==> flow/design.v <==
module clkdivider( input PCLK, input PRESERN, output wire newclk, output wire rise );
reg[1:0] counter;
always@(posedge PCLK)
begin
    if(!PRESERN)
        counter <= 2'd0;
    else
        counter <= counter + 1;
end
assign newclk = counter[1];
assign rise = (counter == 2'b01);
endmodule
module clkdivider_vgaFlash(input PCLK, input PRESERN, output wire newclk, output wire rise );
reg[19:0] counter;
always@(posedge PCLK)
begin
    if(!PRESERN)
        counter <= 20'd0;
    else
        counter <= counter + 1;
end
assign newclk = counter[19];
assign rise = (counter == 20'h7FFFF);
endmodule
module halfclk( input PCLK, input PRESERN, input en, output wire newclk, output wire rise );
reg counter;
always@(posedge PCLK)
begin
    if(!PRESERN)
        counter <= 1'b0;
    else if(en)
        counter <= counter + 1;
end
assign newclk = counter;
assign rise = en & ~counter;
endmodule
module vgacontrol(  
input PCLK, 				 
input PRESERN, 				 
input PSEL, 				 
input PENABLE, 				 
output wire PREADY, 		 
output wire PSLVERR,		 
input PWRITE,				 
input [31:0] PADDR,			 
input wire [31:0] PWDATA,	 
output reg [31:0] PRDATA,	 
output HS, 
output VS, 
output reg vga_R,
output reg vga_G,
output reg vga_B,
input SW,
input SW2,
input SW3
);
assign PSLVERR = 0;
assign PREADY = 1;
reg [31:0] player1;
reg [31:0] player2;
reg [31:0] whichplayer;
reg [31:0] winner;
wire player1_score;
wire player2_score;
wire p1_p;
wire p2_p;
wire p_u;
wire win_out;
wire pwin_out1;
wire pwin_out2;
wire player1_write = (PSEL & PENABLE & PWRITE & (PADDR[11:0] == 12'h104));
wire player2_write = (PSEL & PENABLE & PWRITE & (PADDR[11:0] == 12'h108));
wire whichplayer_write = (PSEL & PENABLE & PWRITE & (PADDR[11:0] == 12'h114));
wire winner_write = (PSEL & PENABLE & PWRITE & (PADDR[11:0] == 12'h118));
wire SWDebounce;
wire SWDebounce2;
wire SWDebounce3;
wire pwin1_out;
wire pwin2_out;
wire quarterclk, quarter_rise;
wire flashclk, flash_rise, half_flash, half_rise, quarter_flash, quarter_flash_rise;
Button_Debouncer db1(PCLK, PRESERN, SW, SWDebounce);
Button_Debouncer db2(PCLK, PRESERN, SW2, SWDebounce2);
Button_Debouncer db3(PCLK, PRESERN, SW3, SWDebounce3);
always @(posedge PCLK) 		 
begin
    if(!PRESERN)
        PRDATA <= 32'd0;
    else if(PADDR[11:0] == 12'h100)
    begin
        PRDATA[31:1] <= 31'h00000000;				 
        PRDATA[0] <= SWDebounce; 	 
    end
    else if(PADDR[11:0] == 12'h104)
    begin				
        PRDATA <= player1;
    end
    else if(PADDR[11:0] == 12'h108)
    begin				
        PRDATA <= player2;
    end
    else if(PADDR[11:0] == 12'h10C)
    begin
        PRDATA[31:1] <= 31'h00000000;				 
        PRDATA[0] <= SWDebounce2; 
    end
    else if(PADDR[11:0] == 12'h114)
    begin				 
        PRDATA <= whichplayer; 
    end
    else if(PADDR[11:0] == 12'h118)
    begin
        PRDATA[31:1] <= 31'h00000000;				 
        PRDATA[0] <= SWDebounce3; 
    end
end
always @(posedge PCLK) 		 
begin
	if(!PRESERN)
    begin
        player1 <= 32'd0;
        player2 <= 32'd0;
        whichplayer <= 32'd0;
        winner <= 32'd0;
    end
    else if(player1_write)
        player1 <= PWDATA;
	else if(player2_write)
        player2 <= PWDATA;
    else if(whichplayer_write)
        whichplayer <= PWDATA;
    else if(winner_write)
        winner <= PWDATA;
end
wire inDisplayArea;
wire [9:0] CounterX;
wire [8:0] CounterY;
hvsync_generator syncgen(.clk(PCLK), .rst(PRESERN), .en(quarter_rise), .vga_h_sync(HS), .vga_v_sync(VS), 
                            .inDisplayArea(inDisplayArea), .CounterX(CounterX), .CounterY(CounterY));
wire border = (CounterX[9:3]==0) || (CounterX[9:3]==79) || (CounterY[8:3]==0) || (CounterY[8:3]==60) || (CounterX[9:3]==40) || (CounterX[9:3]==39);
scoreDraw sd1(player1, player1_score, 32'd16, 32'd22, CounterX, CounterY, 8'd1);
scoreDraw sd2(player2, player2_score, 32'd56, 32'd22, CounterX, CounterY, 8'd1);
pscoreDraw ps1(CounterX, CounterY, 2, 2, 0, p1_p);
pscoreDraw ps2(CounterX, CounterY, 42, 2, 1, p2_p);
whichDraw wd(CounterX, CounterY, whichplayer, p_u);
pwinDraw pw1(PCLK, CounterX, CounterY, 22, 2, 1, pwin1_out);
pwinDraw pw2(PCLK, CounterX, CounterY, 22, 2, 2, pwin2_out);
winnerDraw wn(PCLK, PRESERN, flash_rise, CounterX, CounterY, 10, 40, win_out);
wire R = (winner>0) ? (win_out | ((winner == 1) ? (pwin1_out  | (~win_out&~pwin1_out&flashclk)) : (~win_out&~pwin2_out&flashclk))) : (border | player1_score | player2_score | p1_p);
wire G = (winner>0) ? (win_out | ((winner == 1) ? (~win_out&~pwin1_out&half_flash) : (~win_out&~pwin2_out&half_flash))) : (border | player1_score | player2_score | p_u);
wire B = (winner>0) ? (win_out | ((winner == 2) ? (pwin2_out  | (~win_out&~pwin2_out&quarter_flash)) : (~win_out&~pwin1_out&quarter_flash))) : (border | player1_score | player2_score | p2_p);
clkdivider cd(PCLK, PRESERN, quarterclk, quarter_rise);
clkdivider_vgaFlash cdf(PCLK, PRESERN, flashclk, flash_rise);
halfclk hc1(PCLK, PRESERN, flash_rise, half_flash, half_rise);
halfclk hc2(PCLK, PRESERN, half_rise, quarter_flash, quarter_flash_rise);
always @(posedge PCLK)
begin
  if(!PRESERN)
  begin
    vga_R <= 1'b0;
    vga_G <= 1'b0;
    vga_B <= 1'b0;
  end
  else if(quarter_rise)
  begin
    vga_R <= R & inDisplayArea;
    vga_G <= G & inDisplayArea;
    vga_B <= B & inDisplayArea;
  end
end
endmodule
module hvsync_generator(clk, rst, en, vga_h_sync, vga_v_sync, inDisplayArea, CounterX, CounterY);
input clk;
input rst;
input en;
output vga_h_sync, vga_v_sync;
output inDisplayArea;
output [9:0] CounterX;
output [8:0] CounterY;
reg [9:0] CounterX;
reg [8:0] CounterY;
wire CounterXmaxed = (CounterX==10'h2FF);
always @(posedge clk)
if(!rst)
	CounterX <= 0;
else if(en)
begin
if(CounterXmaxed)
	CounterX <= 0;
else
	CounterX <= CounterX + 1;
end
always @(posedge clk)
if(!rst)
	CounterY <= 0;
else if(en)
begin
if(CounterXmaxed) CounterY <= CounterY + 1;
end
reg	vga_HS, vga_VS;
always @(posedge clk)
if(!rst)
begin
	vga_HS <= 1'b0;
	vga_VS <= 1'b0;
end
else if(en)
begin
	vga_HS <= (CounterX[9:4]==6'h2D);  
	vga_VS <= (CounterY==500);  
end
reg inDisplayArea;
always @(posedge clk)
if(!rst)
	inDisplayArea <= 1'b0;
else if(en)
begin
if(inDisplayArea==0)
	inDisplayArea <= (CounterXmaxed) && (CounterY<480);
else
	inDisplayArea <= !(CounterX==639);
end
assign vga_h_sync = ~vga_HS;
assign vga_v_sync = ~vga_VS;
endmodule
module Button_Debouncer(
input clk,
input rst,  
input PB_in,  
output reg PB_out  
);
    reg [15:0] PB_cnt;  
    reg [1:0] sync;  
    always @(posedge clk)
        sync[1:0] <= {sync[0],~PB_in};
    wire PB_idle = (PB_out==sync[1]);  
    wire PB_cnt_max = &PB_cnt;  
    always @(posedge clk) 
    begin
        if(!rst)
        begin
            PB_cnt <= 16'd0;
            PB_out <= 1'b0;
        end
        else if(PB_idle)
            PB_cnt<= 16'd0;  
        else 
        begin
            PB_cnt<= PB_cnt + 16'd1;  
            if(PB_cnt_max)
            PB_out<= ~PB_out;  
        end
    end
endmodule
module draw(input [31:0]CounterX, input [31:0]CounterY, input [31:0]leftx, input [31:0]rightx, input [31:0]topy, input [31:0]boty, output box);  
    assign box = (((CounterX[9:3]>=leftx) && (CounterX[9:3]<(rightx))) && ((CounterY[8:3]>=topy) && (CounterY[8:3]<(boty))));
endmodule
module numbershift(input [31:0]number, output reg player_shift, input [31:0]x, input [31:0]y, input [31:0]CounterX, input [31:0]CounterY, input [7:0]scale);
    parameter S = 5; parameter C = 16; parameter O = 0; parameter R = 17; parameter E = 18; parameter P = 19; parameter Wl = 20; parameter Wr = 21; parameter N = 22;
    wire box1,box2,box3,box4,box5,box6,box7;    
    draw d1(CounterX, CounterY, x, x+(4 << scale), y, y+(1<<scale), box1);  
    draw d2(CounterX, CounterY, x, x+(4 << scale), y+(8 << scale), y+(8 << scale) + (1 << scale), box2);  
    draw d3(CounterX, CounterY, x, x+(1<<scale), y, y+(4 << scale) + (1 << scale), box3);  
    draw d4(CounterX, CounterY, x, x+(1<<scale), y+(4 << scale), y+(8 << scale) + (1 << scale), box4);  
    draw d5(CounterX, CounterY, x+(4 << scale) - (1 << scale), x+(4 << scale), y, y+(4 << scale) + (1 << scale), box5);  
    draw d6(CounterX, CounterY, x+(4 << scale) - (1 << scale), x+(4 << scale), y+(4 << scale), y+(8 << scale) + (1 << scale), box6);  
    draw d7(CounterX, CounterY, x, x+(4 << scale), y+(4 << scale), y+(4 << scale) + (1 << scale), box7);  
    always @*
    begin
        if(number == 32'd0)
            player_shift = box1 | box2 | box3 | box4 | box5 | box6;
        else if(number == 32'd1)
            player_shift = box3 | box4;
         else if(number == 32'd2)
            player_shift = box1 | box5 | box7 | box4 | box2;
         else if(number == 32'd3)
            player_shift = box1 | box5 | box7 | box6 | box2;
         else if(number == 32'd4)
            player_shift = box3 | box5 | box6 | box7;
         else if(number == 32'd5)
            player_shift = box1 | box2 | box3 | box6 | box7;        
         else if(number == 32'd6)
            player_shift = box1 | box2 | box3 | box4 | box6 | box7;        
         else if(number == 32'd7)
            player_shift = box1 | box5 | box6;        
         else if(number == 32'd8)
            player_shift = box1 | box2 | box3 | box4 | box5 | box6 | box7;        
         else if(number == 32'd9)
            player_shift = box1 | box3 | box5 | box6 | box7;
         else if(number == 32'd16)
            player_shift = box1 | box2 | box3 | box4;
         else if(number == 32'd17)
            player_shift = box1 | box3 | box4;
         else if(number == 32'd18)
            player_shift = box1 | box2 | box3 | box4 | box7;  
         else if(number == 32'd19)
            player_shift = box1 | box3 | box4 | box5 | box7;
         else if(number == 32'd20)
            player_shift = box2 | box3 | box4 | box6;
         else if(number == 32'd21)
            player_shift = box2 | box5 | box6;         
         else if(number == 32'd22)
            player_shift = box1 | box3 | box4 | box5 | box6;
         else
            player_shift = 0;
    end
endmodule
module scoreDraw(input [31:0]number, output reg player_shift, input [31:0]x, input [31:0]y, input [31:0]CounterX, input [31:0]CounterY, input [7:0]scale);
    wire player_shift1, player_shift2, player_shift3;
    numbershift n1(number, player_shift1, x, y, CounterX, CounterY, scale);
    numbershift n2(32'd1, player_shift2, x-5, y, CounterX, CounterY, scale);
    numbershift n3(number-10, player_shift3, x+5, y, CounterX, CounterY, scale);
    always @*
    begin
        if(number < 10 || number >15)
            player_shift = player_shift1;
        else
            player_shift = player_shift2 | player_shift3;
    end
endmodule
module pscoreDraw(input [31:0]CounterX, input [31:0]CounterY, input [31:0]x, input [31:0]y, input player, output player_shift);
    parameter spacing = 5;
    wire p, one_two, s, c, o, r, e;
    numbershift ns1(19, p, x, y, CounterX, CounterY, 0);  
    numbershift ns2(player+1, one_two, x+5, y, CounterX, CounterY, 0);  
    numbershift ns3(5, s, x+12, y, CounterX, CounterY, 0);  
    numbershift ns4(16, c, x+17, y, CounterX, CounterY, 0);  
    numbershift ns5(0, o, x+22, y, CounterX, CounterY, 0);  
    numbershift ns6(17, r, x+27, y, CounterX, CounterY, 0);  
    numbershift ns7(18, e, x+32, y, CounterX, CounterY, 0);  
    assign player_shift = p | one_two | s | c | o | r | e;
endmodule
module winnerDraw(input clk, input rst, input en, input [31:0]CounterX, input [31:0]CounterY, input [31:0]x, input [31:0]y, output win_out);
    wire w1, w2, i, n1, n2, e, r;
    reg tiny;
    always@(posedge clk)
    begin
        if(!rst)
            tiny <= 1'b0;
        else if(en)
            tiny <= ~tiny;
    end
    numbershift ns1(20, w1, x, y, CounterX, CounterY, 1);  
    numbershift ns2(21, w2, x+7, y, CounterX, CounterY, 1);  
    numbershift ns3(1, i, x+20, y, CounterX, CounterY, 1);  
    numbershift ns4(22, n1, x+26, y, CounterX, CounterY, 1);  
    numbershift ns5(22, n2, x+36, y, CounterX, CounterY, 1);  
    numbershift ns6(18, e, x+46, y, CounterX, CounterY, 1);  
    numbershift ns7(17, r, x+56, y, CounterX, CounterY, 1);  
    assign win_out = (w1 | w2 | i | n1 | n2 | e | r) & tiny;
endmodule
module pwinDraw(input clk, input [31:0]CounterX, input [31:0]CounterY, input [31:0]x, input [31:0]y, input [31:0]winner, output pwin_out);
    parameter spacing = 5;
    wire p, num;
    numbershift ns1(19, p, x, y, CounterX, CounterY, 2);  
    numbershift ns2(winner, num, x+24, y, CounterX, CounterY, 2);  
    assign pwin_out = (p | num);
endmodule
module whichDraw(input [31:0]CounterX, input [31:0]CounterY, input [31:0]player, output underline);
    wire box1, box2;
    draw d1(CounterX, CounterY, 2, 38, 12, 13, box1);
    draw d2(CounterX, CounterY, 43, 78, 12, 13, box2);
    assign underline = (player[0]) ? box2: box1;
endmodule
From RTL to reports: vgacontrol --
What the tools print for vgacontrol, step after step. Line numbers count from 1 in the design file above. Operators carry their Yosys type and port widths (W data, S select, Z words). The mark n/a stands for no value.
Inputs: design top vgacontrol, clock PCLK, cell library sky130hd, corner tt_025C_1v80

Elaborated design --
Source: Yosys, flattened and elaborated, memories not mapped. Widths are those after wreduce. Registers that Yosys merges into a memory's read port (data or address) are not register bits. Print and check cells do not count. Equal cells are merged and count once.
Storage and ports: bits in registers 267, bits of input ports 72, word-level cells 867
Operators by class: add/subtract/negate cells 11, order comparisons 110, eq/ne operators 85, muxes and demuxes 90, bitwise logic cells 291, reductions and logical operators 252
Operators with widths (count):
- $eq A32 B5 Y1 const B | 28
- $eq A32 B3 Y1 const B | 16
- $eq A32 B2 Y1 const B | 9
- $eq A32 B4 Y1 const B | 8
- $or A1 B1 Y1 | 252
- $logic_and A1 B1 Y1 | 225
- $eq A32 B1 Y1 const B | 5
- $mux W31 | 5
- $logic_not A32 Y1 | 4
- $ge A7 B6 Y1 const B | 17
- $lt A7 B6 Y1 const B | 17
- $mux W1 | 84
- $eq A12 B9 Y1 const B | 6
- $ge A7 B5 Y1 const B | 10
- $sub A32 B4 Y32 const B | 2
- $gt A32 B4 Y1 const B | 2
- $lt A32 B4 Y1 const B | 2
- $lt A7 B5 Y1 const B | 9
- $lt A7 B7 Y1 const B | 9
- $reduce_and A17 Y1 | 3
- $add A16 B1 Y16 const B | 3
- $lt A6 B6 Y1 const B | 6
- $ge A7 B7 Y1 const B | 5
- $gt A32 B1 Y1 const B | 1
- $ge A6 B6 Y1 const B | 5
- $lt A7 B4 Y1 const B | 4
- $ge A7 B4 Y1 const B | 3
- $not A1 Y1 | 20
Not listed: further kinds 38, cells in them 79.

Depth --
Longest topological path by Yosys (ltp), each cell counted once; first at word level (registers and memories cut), then after technology mapping (sequential cells cut; the memories' decode and read muxes count).
Depth: depth after elaboration 31, ABC_AREA 0, depth in mapped cells 13

Netlist --
The flow's flattened synthesis, as Yosys stat reports it; memories are mapped. The netlist is that of the ABC_AREA named above (0 if unset); the other value can give another one.
Synthesis totals: cell count 1869, mapped area 14443.9 µm², sequential area 5345.1 µm², mapped flip-flops 267, buffer cells 135
Cell types:
- sky130_fd_sc_hd__dfxtp_1 | count 267, area in all 5.35E+03 µm²
- sky130_fd_sc_hd__nand2_1 | count 389, area in all 1460.15 µm²
- sky130_fd_sc_hd__a21boi_0 | count 134, area in all 1.01E+03 µm²
- sky130_fd_sc_hd__nor2_1 | count 124, area in all 465.446 µm²
- sky130_fd_sc_hd__a21oi_1 | count 87, area in all 435.418 µm²
- sky130_fd_sc_hd__clkbuf_1 | count 112, area in all 420.403 µm²
- sky130_fd_sc_hd__xnor2_1 | count 41, area in all 359.094 µm²
- sky130_fd_sc_hd__xor2_1 | count 40, area in all 350.336 µm²
- sky130_fd_sc_hd__a222oi_1 | count 31, area in all 310.298 µm²
- sky130_fd_sc_hd__o21ai_0 | count 56, area in all 280.269 µm²
- sky130_fd_sc_hd__nand3_1 | count 53, area in all 265.254 µm²
- sky130_fd_sc_hd__nor3_1 | count 47, area in all 235.226 µm²
- sky130_fd_sc_hd__nand4_1 | count 35, area in all 218.96 µm²
- sky130_fd_sc_hd__nor4_1 | count 35, area in all 218.96 µm²
- sky130_fd_sc_hd__nor2b_1 | count 30, area in all 187.68 µm²
- sky130_fd_sc_hd__and2_1 | count 29, area in all 181.424 µm²
- sky130_fd_sc_hd__and3_1 | count 23, area in all 143.888 µm²
- sky130_fd_sc_hd__or3_1 | count 21, area in all 131.376 µm²
Not listed: further types 68, cells in them 315. The figures by module come from a second, unflattened synthesis with its own total; it is not the netlist above.
Second synthesis, totals: cells (unflattened synthesis) 80398, area (unflattened synthesis) 579482.0 µm²
Each row is one instance without its submodules.
By module:
- numbershift | instances 31, cells 1670, area 12096.6 µm²
- draw | instances 219, cells 115, area 813.3 µm²
- (no name shown) | instances 2, cells 474, area 3409.5 µm²
- vgacontrol | instances 1, cells 768, area 6461.2 µm²
- (no name shown) | instances 2, cells 292, area 1924.3 µm²
- winnerDraw | instances 1, cells 491, area 3577.2 µm²
- Button_Debouncer | instances 3, cells 83, area 812.0 µm²
- pwinDraw | instances 2, cells 81, area 554.3 µm²
- hvsync_generator | instances 1, cells 123, area 1059.8 µm²
- clkdivider_vgaFlash | instances 1, cells 101, area 867.1 µm²
- halfclk | instances 2, cells 4, area 47.5 µm²
- clkdivider | instances 1, cells 6, area 83.8 µm²
- whichDraw | instances 1, cells 3, area 22.5 µm²

Timing after synthesis --
OpenSTA on the mapped netlist: ideal clock, no wires. The path of least setup slack (recovery checks aside). Input and output delay are each 20% of the period. Register names are those of the netlist, which keeps one name where synthesis merged equal registers.
Timing path post-synthesis: path type input to register, from input PADDR[1], to register player1[0], clock period 10.0 ns, launch time at the first pin 2.000 ns, arrival time 3.671 ns, data required time 9.878 ns, setup slack 6.206 ns, delay of the path 1.793 ns, driving pins on the path 9, buffers on the path 2, period reached after synthesis 3.794 ns
"delay of the path" = arrival - input delay + setup time. "driving pins on the path": output pins that drive a net of the path, with the launching flip-flop's if there is one; two outputs of one cell count as two. "period reached after synthesis" = period - worst setup slack (recovery checks aside). The figure is calculated, with input and output delays left at 20% of the set period. Between the ends stands the longest chain of elaborated cells between them, by number of cells; it is not shown to be the way that was timed. Of several equally long chains one is given. A line is the first line of the expression or statement that the cell stems from. Yosys adds cells for indexed reads and writes and turns some case tables into memories.
On the way, post-synthesis: path through sky130_fd_sc_hd__nor4_1 sky130_fd_sc_hd__and3_1 sky130_fd_sc_hd__nand2_1 sky130_fd_sc_hd__or3_1 sky130_fd_sc_hd__or2_2 sky130_fd_sc_hd__clkbuf_1 sky130_fd_sc_hd__clkbuf_1 sky130_fd_sc_hd__nand2_1 sky130_fd_sc_hd__a21boi_0, length of the longest elaborated chain 2, elaborated cells on any way between the ends 2, classes of those cells eq/ne (1); logic (1)
RTL lines, path post-synthesis:
- start, declared | RTL line 45 | input [31:0] PADDR,
- $eq A12 B9 Y1 | RTL line 71 | wire player1_write = (PSEL & PENABLE & PWRITE & (PADDR[11:0] == 12'h104));
- $and A1 B1 Y1 | RTL line 71
- end, assigned | RTL line 121 | player1 <= 32'd0;
- end, assigned | RTL line 127 | player1 <= PWDATA;
- end, declared | RTL line 59 | reg [31:0] player1;

Worst path after layout --
Path of least setup slack in the final report of run B (OpenROAD, finished layout, wires in). Where an end is a register, its clock arrival counts in the times.
Timing path post-layout: path type input to register, from input PADDR[1], to register player1[6], clock period 10.0 ns, launch time at the first pin 2.00 ns, arrival time 4.85 ns, data required time 10.48 ns, setup slack 5.62 ns, driving pins on the path 8, buffers on the path 1
Between the ends stands the longest chain of elaborated cells between them, by number of cells; it is not shown to be the way that was timed. Of several equally long chains one is given.
On the way, post-layout: path through sky130_fd_sc_hd__clkdlybuf4s50_1 sky130_fd_sc_hd__nor4_1 sky130_fd_sc_hd__and3_1 sky130_fd_sc_hd__nand2_1 sky130_fd_sc_hd__or3_1 sky130_fd_sc_hd__nor2_4 sky130_fd_sc_hd__nand2_1 sky130_fd_sc_hd__a21boi_0, length of the longest elaborated chain 2, elaborated cells on any way between the ends 2, classes of those cells eq/ne (1); logic (1)
RTL lines, path post-layout:
- start, declared | RTL line 45 | input [31:0] PADDR,
- $eq A12 B9 Y1 | RTL line 71 | wire player1_write = (PSEL & PENABLE & PWRITE & (PADDR[11:0] == 12'h104));
- $and A1 B1 Y1 | RTL line 71
- end, assigned | RTL line 121 | player1 <= 32'd0;
- end, assigned | RTL line 127 | player1 <= PWDATA;
- end, declared | RTL line 59 | reg [31:0] player1;

Data sheet: physical implementation of vgacontrol

Record of 4 stored runs of the RTL-to-layout flow on vgacontrol, platform sky130hd. The runs are unordered. Constraints: input delay and output delay 20% of the set period each, output load 0.01 pF.
"reached clock period" is the run's clock period less its worst setup slack. It is reckoned from that one timing run; input and output delays stay at 20% of the period that was set.
"worst setup path time" is the time allowed to the run's worst setup path (the clock period less input and output delay, where it has them) less its slack. Clock arrival times count: a late capture clock shortens it, a late launch clock lengthens it.
"total power after layout" rests on the timing tool's default activity at the inputs, not on a simulated workload.

* Run A | settings: ABC_AREA 1; CAP_MARGIN 0; CELL_PAD_IN_SITES_DETAIL_PLACEMENT 2; CORE_ASPECT_RATIO 0.74; CORE_MARGIN 2; CORE_UTILIZATION 69; CTS_CLUSTER_DIAMETER 96; CTS_CLUSTER_SIZE 99; GPL_ROUTABILITY_DRIVEN 0; GPL_TIMING_DRIVEN 1; HOLD_SLACK_MARGIN 0.11; MAX_ROUTING_LAYER met4; MIN_ROUTING_LAYER met1; PLACE_DENSITY_LB_ADDON 0.07; SETUP_SLACK_MARGIN 0.12; SLEW_MARGIN 20; TNS_END_PERCENT 70; period_ns 5.75 | no results, placement failed with DPL-0033
* Run B | settings: CORE_MARGIN 3; CORE_UTILIZATION 40; CTS_CLUSTER_SIZE 73; PLACE_DENSITY_LB_ADDON 0.03; period_ns 10.0; CAP_MARGIN 20; SLEW_MARGIN 20 | results: summed negative setup slack 0.000 ns; total power after layout 2.388 mW; die outline area 38,425.8 µm²; chip area after synthesis (Yosys) 14,443.9 µm²; worst setup path time 2.38 ns; type of the worst setup path input to register; worst setup slack after layout 5.625 ns; worst hold slack after layout 0.327 ns; area of the standard cells in the finished layout 16,768.6 µm²; reached clock period 4.375 ns; utilization after layout 47.8%
* Run C | settings: CAP_MARGIN 35; CELL_PAD_IN_SITES_GLOBAL_PLACEMENT 0; CORE_UTILIZATION 15; CTS_CLUSTER_SIZE 42; GPL_TIMING_DRIVEN 0; MIN_ROUTING_LAYER met1; PLACE_DENSITY 0.87; SETUP_SLACK_MARGIN -0.29; TNS_END_PERCENT 70; period_ns 3.54; CORE_MARGIN 2; SLEW_MARGIN 20 | results: summed negative setup slack -0.500 ns; total power after layout 6.317 mW; die outline area 98,790.8 µm²; chip area after synthesis (Yosys) 14,443.9 µm²; worst setup path time 3.72 ns; type of the worst setup path register to register; worst setup slack after layout -0.185 ns; worst hold slack after layout 0.336 ns; area of the standard cells in the finished layout 17,890.9 µm²; reached clock period 3.725 ns; utilization after layout 18.8%
* Run D | settings: ABC_AREA 1; CAP_MARGIN 0; CELL_PAD_IN_SITES_DETAIL_PLACEMENT 2; CORE_ASPECT_RATIO 0.74; CORE_MARGIN 2; CORE_UTILIZATION 69; CTS_CLUSTER_DIAMETER 96; GPL_ROUTABILITY_DRIVEN 0; GPL_TIMING_DRIVEN 0; HOLD_SLACK_MARGIN 0.11; MAX_ROUTING_LAYER met4; MIN_ROUTING_LAYER met1; PLACE_DENSITY_LB_ADDON 0.01; SETUP_SLACK_MARGIN 0.12; SLEW_MARGIN 20; TNS_END_PERCENT 70; period_ns 5.75 | no results, placement failed with DPL-0033
